==> flow/design.v <==
`timescale 1ns / 1ps
module button_debounce(
    input clk,
    input rst,
    input button_in,
    output reg button_flag
);
    reg [1:0] sync;           
    reg stable_state;         
    reg [19:0] counter;       
    localparam DEBOUNCE_TIME = 20'd125;    
    always @(posedge clk or posedge rst) begin
        if (rst) begin
            sync <= 2'b11;
            stable_state <= 1'b1;
            button_flag <= 1'b0;
            counter <= 20'd0;
        end else begin
            sync[1] <= sync[0];
            sync[0] <= button_in;
            if (sync[0] == sync[1]) begin
                if (sync[0] != stable_state) begin
                    if (counter == DEBOUNCE_TIME) begin
                        stable_state <= sync[0];
                        if (stable_state == 1'b0) begin
                            button_flag <= 1'b1;
                        end
                    end else begin
                        counter <= counter + 1;
                    end
                end else begin
                    counter <= 0;
                    button_flag <= 1'b0;
                end
            end else begin
                counter <= 0;
            end
        end
    end
endmodule
`timescale 1ns / 1ps
    module LCD_display(
        input clk,
        input rst,
        input update,               
        input [3:0] sw_p,
        input [127:0] line1,        
        input [127:0] line2,        
        input flag_counter,
        output reg rs,
        output reg rw,
        output reg en,
        output reg [7:0] data
    );
        reg [3:0] state;
        reg [27:0] delay_counter;
        reg [4:0] char_index;  
        localparam INIT        = 4'd0;
        localparam DISPLAY_ON  = 4'd1;
        localparam CLEAR_ON    = 4'd2;
        localparam SET_CURSOR1 = 4'd3;
        localparam WRITE_LINE1 = 4'd4;
        localparam SET_CURSOR2 = 4'd5;
        localparam WRITE_LINE2 = 4'd6;
        localparam IDLE        = 4'd7;
        localparam CHECK_UPDATE = 4'd8;  
        always @(posedge clk or posedge rst) begin
            if (rst) begin
                rs <= 0; rw <= 0; en <= 0;
                data <= 8'b0;
                state <= INIT;
                delay_counter <= 0;
                char_index <= 0;
            end else begin
                delay_counter <= delay_counter + 1;
                case (state)
                    INIT: begin
                        if (delay_counter <= 5) begin
                            en <= 1; rs <= 0; rw <= 0; data <= 8'b00111000;  
                        end else if (delay_counter < 10) begin
                            en <= 0;
                        end else begin
                            delay_counter <= 0;
                            state <= DISPLAY_ON;
                        end
                    end
                    DISPLAY_ON: begin
                        if (delay_counter <= 5) begin
                            en <= 1; rs <= 0; rw <= 0; data <= 8'b00001100;  
                        end else if (delay_counter < 10) begin
                            en <= 0;
                        end else begin
                            delay_counter <= 0;
                            state <= CLEAR_ON;
                        end
                    end
                    CLEAR_ON: begin
                        if (delay_counter <= 5) begin
                            en <= 1; rs <= 0; rw <= 0; data <= 8'b00000001;  
                        end else if (delay_counter < 10) begin
                            en <= 0;
                        end else begin
                            delay_counter <= 0;
                            state <= SET_CURSOR1;
                        end
                    end
                    SET_CURSOR1: begin
                        if (delay_counter <= 5) begin
                            en <= 1; rs <= 0; rw <= 0; data <= 8'b10000000;  
                        end else if (delay_counter < 10) begin
                            en <= 0;
                        end else begin
                            delay_counter <= 0;
                            state <= WRITE_LINE1;
                        end
                    end
                    WRITE_LINE1: begin
                        if (char_index < 16) begin
                            if (delay_counter <= 5) begin
                                en <= 1; rs <= 1; rw <= 0; data <= (line1 >> (8 * (15 - char_index))) & 8'hFF;  
                            end else if (delay_counter < 10) begin
                                en <= 0;
                            end else begin
                                delay_counter <= 0;
                                char_index <= char_index + 1;
                            end
                        end else begin
                            delay_counter <= 0;
                            char_index <= 0;
                            state <= SET_CURSOR2;
                        end
                    end
                    SET_CURSOR2: begin
                        if (delay_counter <= 5) begin
                            en <= 1; rs <= 0; rw <= 0; data <= 8'b11000000;  
                        end else if (delay_counter < 10) begin
                            en <= 0;
                        end else begin
                            delay_counter <= 0;
                            state <= WRITE_LINE2;
                        end
                    end
                    WRITE_LINE2: begin
                        if (char_index < 16) begin
                            if (delay_counter <= 5) begin
                                en <= 1; rs <= 1; rw <= 0; data <= (line2 >> (8 * (15 - char_index))) & 8'hFF;  
                            end else if (delay_counter < 10) begin
                                en <= 0;
                            end else begin
                                delay_counter <= 0;
                                char_index <= char_index + 1;
                            end
                        end else begin
                            delay_counter <= 0;
                            char_index <= 0;
                            state <= IDLE;
                        end
                    end
                    IDLE: begin
                        en <= 0;
                        if (update || sw_p[0] || sw_p[1] || sw_p[2] || sw_p[3]) begin
                            state <= CHECK_UPDATE;
                            delay_counter <= 0;
                        end
                        else if (!update || !sw_p[0] || !sw_p[2] || !sw_p[3]) begin
                            state <= CHECK_UPDATE;
                            delay_counter <= 0;
                        end
                    end
                    CHECK_UPDATE: begin
                       if(delay_counter >= 1250) begin
                         state <= CLEAR_ON;
                         delay_counter <= 0;
                        end
                    end
                endcase
            end
        end
    endmodule
`timescale 1ns / 1ps
module top_button_handler(
    input wire clk,
    input wire rst,
    input wire [3:0] btn,                
    input wire [3:0] sw_p,               
    input wire sw_au,                    
    input wire update_money,
    output reg [3:0] seg_0_data,         
    output reg [3:0] seg_1_data,         
    output reg [3:0] seg_2_data,         
    output reg [3:0] seg_3_data,          
    output wire rs, rw, en,
    output reg [3:0] led,
    output wire [7:0] data
);
    localparam SHOW_TIME = 62500;        
    localparam SHOW_STEP = 12500;        
    reg [7:0] product_count_ready[4:0];  
    reg [7:0] money;                
    reg [7:0] price[4:0];               
    reg [7:0] price_to_pay;                
    reg [7:0] unit;                
    reg [7:0] dozen;                
    reg [7:0] product_count_current;       
    reg [7:0] selected_product;            
    reg [3:0] flag_led;
    integer i;                           
    reg [127:0] lcd_line1;               
    reg [127:0] lcd_line2;                
    reg [31:0] counter;
    reg [1:0] flag_counter;
    reg [7:0] count_down;
    reg [7:0] pcc_n;                     
    reg [7:0] ptp_n;                     
    reg [7:0] unit_n;
    reg [7:0] dozen_n;
    reg [7:0] pcr_n;                     
    wire btn0_flag, btn1_flag, btn2_flag, btn3_flag;
    button_debounce db0 (.clk(clk), .rst(rst), .button_in(btn[0]), .button_flag(btn0_flag));
    button_debounce db1 (.clk(clk), .rst(rst), .button_in(btn[1]), .button_flag(btn1_flag));
    button_debounce db2 (.clk(clk), .rst(rst), .button_in(btn[2]), .button_flag(btn2_flag));
    button_debounce db3 (.clk(clk), .rst(rst), .button_in(btn[3]), .button_flag(btn3_flag));
    LCD_display lcd_inst (
        .clk(clk),
        .rst(rst),
        .line1(lcd_line1),
        .line2(lcd_line2),
        .rs(rs),
        .rw(rw),
        .en(en),
        .data(data),
        .update(sw_au),
        .sw_p(sw_p),
        .flag_counter(flag_counter[0])
    );
    always @(posedge clk) begin
        case (sw_p)
            4'b0001: begin
                selected_product <= 8'd0;  
                flag_led <= 4'b0001;
            end
            4'b0010: begin
                selected_product <= 8'd1;  
                flag_led <= 4'b0010;
            end
            4'b0100: begin
                selected_product <= 8'd2;  
                flag_led <= 4'b0100;
            end
            4'b1000: begin
                selected_product <= 8'd3;  
                flag_led <= 4'b1000;
            end
            4'b0000: begin
                selected_product <= 8'd4;
                flag_led <= 4'b0000;
            end
            default: begin
                selected_product <= 8'd5;  
                flag_led <= 4'b0000;
            end
        endcase
    end
    always @(posedge clk or posedge rst) begin
        if (rst) begin
            money <= 8'd0;
            price[0] <= 8'd0;  
            price[1] <= 8'd0;  
            price[2] <= 8'd0;  
            price[3] <= 8'd0;  
            price[4] <= 8'd0;  
            counter <= 32'd0;
            flag_counter <= 2'd0;
            product_count_current <= 8'd0;
            price_to_pay <= 8'd0;
            count_down <= 8'd0;
            unit <= 8'd0;
            dozen <= 8'd0;
            for (i = 0; i <= 4; i = i + 1) begin
                product_count_ready[i] <= 8'd0;  
            end
            lcd_line1 <= 128'd0;
            lcd_line2 <= 128'd0;
            seg_0_data <= 4'd0;
            seg_1_data <= 4'd0;
            seg_2_data <= 4'd0;
            seg_3_data <= 4'd0;
            led <= 4'd0;
            pcc_n = 8'd0;
            ptp_n = 8'd0;
            unit_n = 8'd0;
            dozen_n = 8'd0;
            pcr_n = 8'd0;
        end else begin
            pcc_n = product_count_current;
            ptp_n = price_to_pay;
            unit_n = unit;
            dozen_n = dozen;
            pcr_n = 8'd0;
            seg_0_data <= money % 10;
            seg_1_data <= (money / 10) % 10;
            seg_2_data <= (money / 100) % 10;
            seg_3_data <= (money / 1000) % 10;
            if (sw_au == 0) begin
                if (selected_product != 4 && selected_product != 5) begin
                    pcr_n = product_count_ready[selected_product];
                    if(flag_counter == 1) begin
                         lcd_line1 <= {8'h20, 8'h20, 8'h20, 8'h20, 8'h53, 8'h55, 8'h43, 8'h43, 8'h45, 8'h53, 8'h53, 8'h21, 8'h20, 8'h20, 8'h20, 8'h20};
                         lcd_line2 <= {8'h20, 8'h20, 8'h20, 8'h20, 8'h20, 8'h20, 8'h20, 8'h36 - count_down, 8'h20, 8'h20, 8'h20, 8'h20, 8'h20, 8'h20, 8'h20, 8'h20};
                         if(counter < SHOW_TIME) begin
                            if (counter % SHOW_STEP == 0) begin
                                count_down <= count_down + 1;
                                if (led != 4'b0000)
                                    led <= 4'b0000;
                                else led <= flag_led;
                            end
                            counter <= counter + 1;
                         end else begin
                            counter <= 0;
                            flag_counter <= 0;
                            count_down <= 0;
                            led <= 4'b0000;
                         end
                    end else if (flag_counter == 2) begin
                        lcd_line1 <= {8'h4E, 8'h4F, 8'h54, 8'h20, 8'h45, 8'h4E, 8'h4F, 8'h55, 8'h47, 8'h48, 8'h20, 8'h4D, 8'h4F, 8'h4E, 8'h45, 8'h59};
                        lcd_line2 <= {8'h20, 8'h20, 8'h20, 8'h20, 8'h20, 8'h20, 8'h20, 8'h36 - count_down, 8'h20, 8'h20, 8'h20, 8'h20, 8'h20, 8'h20, 8'h20, 8'h20};
                        if(counter < SHOW_TIME) begin
                             if (counter % SHOW_STEP == 0)
                               count_down <= count_down + 1;
                            counter <= counter + 1;
                         end else begin
                            counter <= 0;
                            flag_counter <= 0;
                            count_down <= 0;
                         end
                       end
                    if (btn0_flag) begin
                        if (pcc_n < 9 && pcc_n < pcr_n)
                            pcc_n = pcc_n + 1;
                        ptp_n = price[selected_product] * pcc_n;
                        unit_n = ptp_n % 10;
                        dozen_n = ptp_n / 10;
                    end
                    if (btn1_flag) begin
                        if (pcc_n > 0)
                            pcc_n = pcc_n - 1;
                        ptp_n = price[selected_product] * pcc_n;
                        unit_n = ptp_n % 10;
                        dozen_n = ptp_n / 10;
                    end
                    if (btn2_flag && pcr_n > 0) begin
                         if (money >= ptp_n && pcc_n > 0) begin
                             money <= money - ptp_n;
                             pcr_n = pcr_n - pcc_n;
                             product_count_ready[selected_product] <= pcr_n;
                             pcc_n = 0;
                             ptp_n = 0;
                             unit_n = 0;
                             dozen_n = 0;
                             flag_counter <= 1;
                         end
                         else if (pcc_n > 0) flag_counter <= 2;
                    end
                    if (flag_counter == 0) begin
                        lcd_line1 <= {8'h52, 8'h65, 8'h61, 8'h64, 8'h79, 8'h3A, 8'h30 + pcr_n,   
                                     8'h20, 8'h50, 8'h72, 8'h69, 8'h63, 8'h65, 8'h3A, 8'h30 + price[selected_product], 8'h20};   
                        if (ptp_n < 10) begin
                            lcd_line2 <= {8'h43, 8'h6F, 8'h75, 8'h6E, 8'h74, 8'h3A, 8'h30 + pcc_n,   
                                        8'h20, 8'h50, 8'h72, 8'h69, 8'h63, 8'h65, 8'h3A, 8'h30 + ptp_n, 8'h20};   
                        end
                        else begin
                            lcd_line2 <= {8'h43, 8'h6F, 8'h75, 8'h6E, 8'h74, 8'h3A, 8'h30 + pcc_n,   
                                        8'h20, 8'h50, 8'h72, 8'h69, 8'h63, 8'h65, 8'h3A, 8'h30 + dozen_n , 8'h30 + unit_n};   
                        end
                    end
                end
                else if(selected_product == 4) begin  
                    if (btn0_flag && money < 9995) money <= money + 5;
                    if (btn1_flag && money < 9990) money <= money + 10;
                    if (btn2_flag) money <= 0;
                    lcd_line1 <= {8'h50, 8'h31, 8'h3A, 8'h30 + price[0], 8'h24, 8'h5F, 8'h30 + product_count_ready[0],  
                                 8'h20, 8'h20,
                                 8'h50, 8'h32, 8'h3A, 8'h30 + price[1], 8'h24, 8'h5F, 8'h30 + product_count_ready[1]};   
                    lcd_line2 <= {8'h50, 8'h33, 8'h3A, 8'h30 + price[2], 8'h24, 8'h5F, 8'h30 + product_count_ready[2],  
                                 8'h20, 8'h20,
                                 8'h50, 8'h34, 8'h3A, 8'h30 + price[3], 8'h24, 8'h5F, 8'h30 + product_count_ready[3]};   
                end
                else if(selected_product == 5) begin  
                    lcd_line1 <= {8'h4F, 8'h4E, 8'h4C, 8'h59, 8'h5F, 8'h31, 8'h5F, 8'h53, 8'h57, 8'h49, 8'h54, 8'h43, 8'h48, 8'h5F, 8'h4F, 8'h4E};
                    lcd_line2 <= {8'h20, 8'h20, 8'h20, 8'h20, 8'h20, 8'h20, 8'h20,
                                 8'h20, 8'h20, 8'h20, 8'h20, 8'h20, 8'h20, 8'h20, 8'h20, 8'h20};
                end
            end else begin
                 pcc_n = 8'd0;
                 ptp_n = 8'd0;
                if (selected_product != 4 && selected_product != 5) begin
                    if (btn0_flag) begin
                        if (price[selected_product] < 9)
                            price[selected_product] <= price[selected_product] + 1;
                    end
                    else if (btn1_flag) begin
                         if (price[selected_product] > 1)
                            price[selected_product] <= price[selected_product] - 1;
                    end
                    else if (btn2_flag) begin
                        if (product_count_ready[selected_product] < 9) begin
                            product_count_ready[selected_product] <= product_count_ready[selected_product] + 1;
                        end
                    end
                    else if (btn3_flag) begin
                        price[selected_product] <= 0;
                        product_count_ready[selected_product] <= 0;
                    end
                    lcd_line1 <= {8'h20, 8'h20, 8'h41, 8'h44, 8'h4D, 8'h49, 8'h4E, 8'h20, 8'h4D, 8'h4F, 8'h44, 8'h45, 8'h20, 8'h31 + selected_product, 8'h20, 8'h20};
                    lcd_line2 <= {8'h50, 8'h72, 8'h69, 8'h63, 8'h65, 8'h3A, 8'h30 + price[selected_product], 8'h24,  
                                  8'h20, 8'h20, 8'h20,  
                                  8'h4E, 8'h75, 8'h6D, 8'h3A, 8'h30 + product_count_ready[selected_product]};  
                end
                 else begin
                     lcd_line1 <= {8'h20, 8'h20, 8'h41, 8'h44, 8'h4D, 8'h49, 8'h4E,
                                   8'h20, 8'h4D, 8'h4F, 8'h44, 8'h45, 8'h20, 8'h20, 8'h20, 8'h20};
                     lcd_line2 <= {8'h20, 8'h20, 8'h20, 8'h20, 8'h20, 8'h20, 8'h20,
                                   8'h20, 8'h20, 8'h20, 8'h20, 8'h20, 8'h20, 8'h20, 8'h20, 8'h20};
                 end
            end
            product_count_current <= pcc_n;
            price_to_pay <= ptp_n;
            unit <= unit_n;
            dozen <= dozen_n;
        end
    end
endmodule
# Tool chain data of top_button_handler
# What the tools print for top_button_handler, step after step.
# Lines are those of the file above, counted from 1.
# Cell names lack the library's common part.
# A cell with - has no value.
# setup
design	top_button_handler
clk_port	clk
library	sky130hd
lib_corner	tt_025C_1v80

# Word-level counts
# Yosys after proc, flatten, opt, wreduce and memory -nomap, before mapping. Print and check cells are not counted.
# word_totals
reg_bits	589
inputBits	12
output_inout_bits	31
word_cells	601
# classes
n_addsub	36
mul	2
div	12
cmp	17
eq_ne	100
shift	2
mux	300
bitwise	1
reduce_logical	81
# op_table
op	count
128-bit 2-to-1 mux	14
8-bit 2-to-1 mux	204
32-bit by 14-bit modulo with 32-bit output with constant B	1
32-bit by 4-bit modulo with 32-bit output with constant B	3
8-bit by 4-bit divider with 32-bit output with constant B	3
8-bit by 4-bit modulo with 32-bit output with constant B	3
128-bit by 32-bit right shift with 8-bit output	2
8-bit by 10-bit divider with 32-bit output with constant B	1
20-bit 2-to-1 mux	12
8-bit by 7-bit divider with 32-bit output with constant B	1
28-bit 2-to-1 mux	6
6-bit by 8-bit adder with 8-bit output with constant A	16
8-bit by 8-bit multiplier with 8-bit output	2
127-bit 2-to-1 mux	1
28-bit case mux with 4-bit select	1
32-bit 2-to-1 mux	3
20-bit by 1-bit adder with 20-bit output with constant B	4
20-bit by 7-bit equality test with 1-bit output with constant B	4
8-bit case mux with 5-bit select	2
4-bit 2-to-1 mux	18
2-bit inequality test with constant B	35
10-bit AND reduction	6
8-bit case mux with 7-bit select	1
3-bit inequality test with constant B	16
9-bit AND reduction	5
4-bit case mux with 9-bit select	1
2-bit nonzero test	16
32-bit by 1-bit adder with 32-bit output with constant B	1
# Not listed: further kinds 63, cells in them 169.

# Longest topological paths
# Longest topological path by Yosys (ltp), each cell counted once; first at word level (registers and memories cut), then after technology mapping (sequential cells cut; the memories' decode and read muxes count).
# depth
word_depth	33
ABC_AREA	0
depth_mapped	80
depth_no_buf	67

# Netlist
# Source: synth_stat.txt of the flow (Yosys; design flattened, memories mapped). It holds for the ABC_AREA given above (unset counts as 0); a run with the other value may have another netlist.
# types
cell_type	count	area_total_um2
dfrtp_1	453	1.13E+04
nor2_1	547	2.05E+03
nand2_1	484	1.82E+03
xnor2_1	202	1.77E+03
ha_1	122	1.53E+03
a21oi_1	301	1.51E+03
o21ai_0	281	1.41E+03
xor2_1	130	1.14E+03
mux2i_1	104	1.04E+03
clkbuf_1	205	769.488
mux2_2	67	754.474
inv_1	173	649.373
nand3_1	125	625.6
fa_1	26	520.499
nor3_1	90	450.432
o211ai_1	56	420.403
a21o_1	55	412.896
a31oi_1	64	400.384
# Not listed: further types 128, cells in them 1157.
# mapped
cell_count	4642
mapped_area_um2	38245.4
sequential_area_um2	11843.9
flip_flops	474
buffers	257
# By module: a second synthesis without flattening, with its own total; a netlist apart from the flattened one above.
# hier_totals
cells_unflattened	4888
hier_area_um2	41110.7
# Each row is one instance without its submodules.
# by_module
module	n_inst	cells	mod_area_um2	seq_area_um2
top_button_handler	1	3921	31179.9	8097.8
button_debounce	4	127	1287.5	604.3
LCD_display	1	459	4780.8	1302.5

# Worst setup path after synthesis
# OpenSTA on the mapped netlist: ideal clock, no wires. The path of least setup slack (recovery checks aside). Input and output delay are each 20% of the period. Register names are those of the netlist, which keeps one name where synthesis merged equal registers.
# synth_timing
path_type	reg2reg
startpoint	register counter[29]
endpoint	register count_down[4]
clock_period_ps	22000
setup_time_ps	78
t_first_pin_ps	0
arrival_ps	17814
t_required_ps	21922
setup_slack_ps	4108
path_delay_ps	17892
driving_pins	74
n_path_buf	10
synth_period_reached_ps	17892
# "path_delay_ps" is the arrival time less input delay plus setup time.
# "driving_pins" counts driving pins, that of a launching flip-flop among them; a cell with two outputs on the path counts twice.
# "synth_period_reached_ps" = period - worst setup slack (recovery checks aside). The figure is calculated, with input and output delays left at 20% of the set period.
# The rows between start and end are the longest chain of elaborated cells between them; the timing report does not say that the signal goes this way. Where chains are equally long, one stands for them.
# Each line given opens the expression or statement behind the cell; cells for indexed reads and writes are added by Yosys, which also makes memories of some case tables.
# A register here has more assigning lines than the two given.
# synth_between
cell_sequence	dfrtp_1 buf_2 nor4_4 o21a_1 buf_4 o211a_4 nand4_4 a211oi_2 mux2_2 o211ai_2 buf_4 o21ai_2 mux2_2 o31ai_4 o21ai_2 or3_1 and3_1 a31oi_2 [... 38 more ...] mux2_2 o31ai_2 o21ai_1 a31oi_1 xnor2_1 a31oi_2 nor2_1 a21oi_2 mux2i_1 xnor2_1 a2111o_1 o22a_1 o22ai_1 o2111a_2 a21oi_1 buf_6 or4_1 a21oi_1
elab_chain_len	6
cone_cells	7
classes_between	div (1); compare (1); mux (4); reduce/logical (1)
# synth_lines
element	line_no	source
from (decl)	210	reg [31:0] counter;
from (assign)	317	counter <= counter + 1;
from (assign)	330	counter <= counter + 1;
32-bit by 14-bit modulo with 32-bit output	328	if (counter % SHOW_STEP == 0)
32-bit zero test	328
8-bit 2-to-1 mux	328
8-bit 2-to-1 mux	327	if(counter < SHOW_TIME) begin
8-bit 2-to-1 mux	324	end else if (flag_counter == 2) begin
8-bit 2-to-1 mux	307	if(flag_counter == 1) begin
to (assign)	312	count_down <= count_down + 1;
to (assign)	329	count_down <= count_down + 1;
to (decl)	212	reg [7:0] count_down;

# Timing after layout
# From the final timing report of job 1: the path of least setup slack in the routed layout; clock arrival at registers is part of the times.
# The report prints the path's times to 10 ps; the period is as set.
# layout_timing
path_type	reg2reg
startpoint	register counter[29]
endpoint	register count_down[4]
clock_period_ps	30200
setup_time_ps	70
t_first_pin_ps	650
arrival_ps	22960
t_required_ps	30790
setup_slack_ps	7830
driving_pins	67
n_path_buf	3
# The rows between start and end are the longest chain of elaborated cells between them; the timing report does not say that the signal goes this way. Where chains are equally long, one stands for them.
# A register here has more assigning lines than the two given.
# layout_between
cell_sequence	dfrtp_1 buf_2 nor4_4 a211oi_1 a21oi_1 nand3_1 a211oi_2 mux2_2 o211ai_2 o211ai_2 xnor2_1 o31a_1 nand3_1 o21ai_0 a21o_1 nand2_1 a21oi_1 a311oi_1 [... 31 more ...] mux2_2 o31ai_2 o21ai_1 a31oi_1 xnor2_1 a31oi_2 nor2_1 a21oi_1 mux2i_1 a221oi_2 a2111o_1 a21oi_1 o22a_1 o2111a_1 a21oi_1 buf_6 or4_1 a21oi_1
elab_chain_len	6
cone_cells	7
classes_between	div (1); compare (1); mux (4); reduce/logical (1)
# layout_lines
element	line_no	source
from (decl)	210	reg [31:0] counter;
from (assign)	317	counter <= counter + 1;
from (assign)	330	counter <= counter + 1;
32-bit by 14-bit modulo with 32-bit output	328	if (counter % SHOW_STEP == 0)
32-bit zero test	328
8-bit 2-to-1 mux	328
8-bit 2-to-1 mux	327	if(counter < SHOW_TIME) begin
8-bit 2-to-1 mux	324	end else if (flag_counter == 2) begin
8-bit 2-to-1 mux	307	if(flag_counter == 1) begin
to (assign)	312	count_down <= count_down + 1;
to (assign)	329	count_down <= count_down + 1;
to (decl)	212	reg [7:0] count_down;

# Flow measurements of top_button_handler on sky130hd: 6 stored runs with different settings, listed in no order. Input and output delays are each 20% of the period that was set; the output load is 0.01 pF.
# "period_less_ws_ps" means the clock period less the worst setup slack. The figure is calculated, with input and output delays left at 20% of the set period.
# By "critical_path_time_ps" is meant the share of the clock period that the worst setup path is allowed (20% is reserved at inputs, 20% at outputs), minus its slack. Clock arrival times at its registers enter into it.
# "critical_path_time_ps" is given in steps of 10 ps.
# Among the settings, - means not set for that run.
stored run	ABC_AREA	CAP_MARGIN	CELL_PAD_IN_SITES_DETAIL_PLACEMENT	CORE_UTILIZATION	CTS_CLUSTER_DIAMETER	GPL_ROUTABILITY_DRIVEN	GPL_TIMING_DRIVEN	MAX_ROUTING_LAYER	PLACE_DENSITY_LB_ADDON	SETUP_SLACK_MARGIN	SLEW_MARGIN	TNS_END_PERCENT	period_ns	CORE_MARGIN	CELL_PAD_IN_SITES_GLOBAL_PLACEMENT	CORE_ASPECT_RATIO	CTS_CLUSTER_SIZE	HOLD_SLACK_MARGIN	MIN_ROUTING_LAYER	synth_chip_area_um2	die_um2	final_stdcell_area_um2	setup_worst_slack_ps	tns_setup_ps	period_less_ws_ps	critical_path_time_ps	timing.worst_path_kind
job 1	0	40	1	28	299	0	0	met5	0.07	3.39	20	65	30.2	2	-	-	-	-	-	38245.4	139562.0	43267.7	7832	0	22368	22370	reg2reg
job 2	1	20	1	31	-	1	1	met4	0.13	2.14	20	70	32.1	3	2	0.83	30	0.02	met2	38275.5	127740.0	42233.0	12424	0	19676	19680	reg2reg
job 3	1	40	-	28	201	0	0	met5	-	3.39	20	-	37.0	2	-	-	-	-	-	38275.5	139670.0	43007.5	19777	0	17223	17220	reg2reg
job 4	1	40	-	28	299	0	0	met4	0.07	3.39	20	-	37.0	2	-	-	-	-	-	38275.5	139670.0	43357.8	19290	0	17710	17710	reg2reg
job 5	-	20	-	17	-	0	-	-	0.03	-1.98	20	25	28.0	2	1	-	-	-	-	38245.4	228785.0	44313.8	3058	0	24942	24940	reg2reg
job 6	-	20	-	40	-	-	-	-	-	5.0	20	-	21.0	2	-	-	-	-	-	38245.4	98103.6	46134.2	2861	0	18139	18140	reg2reg
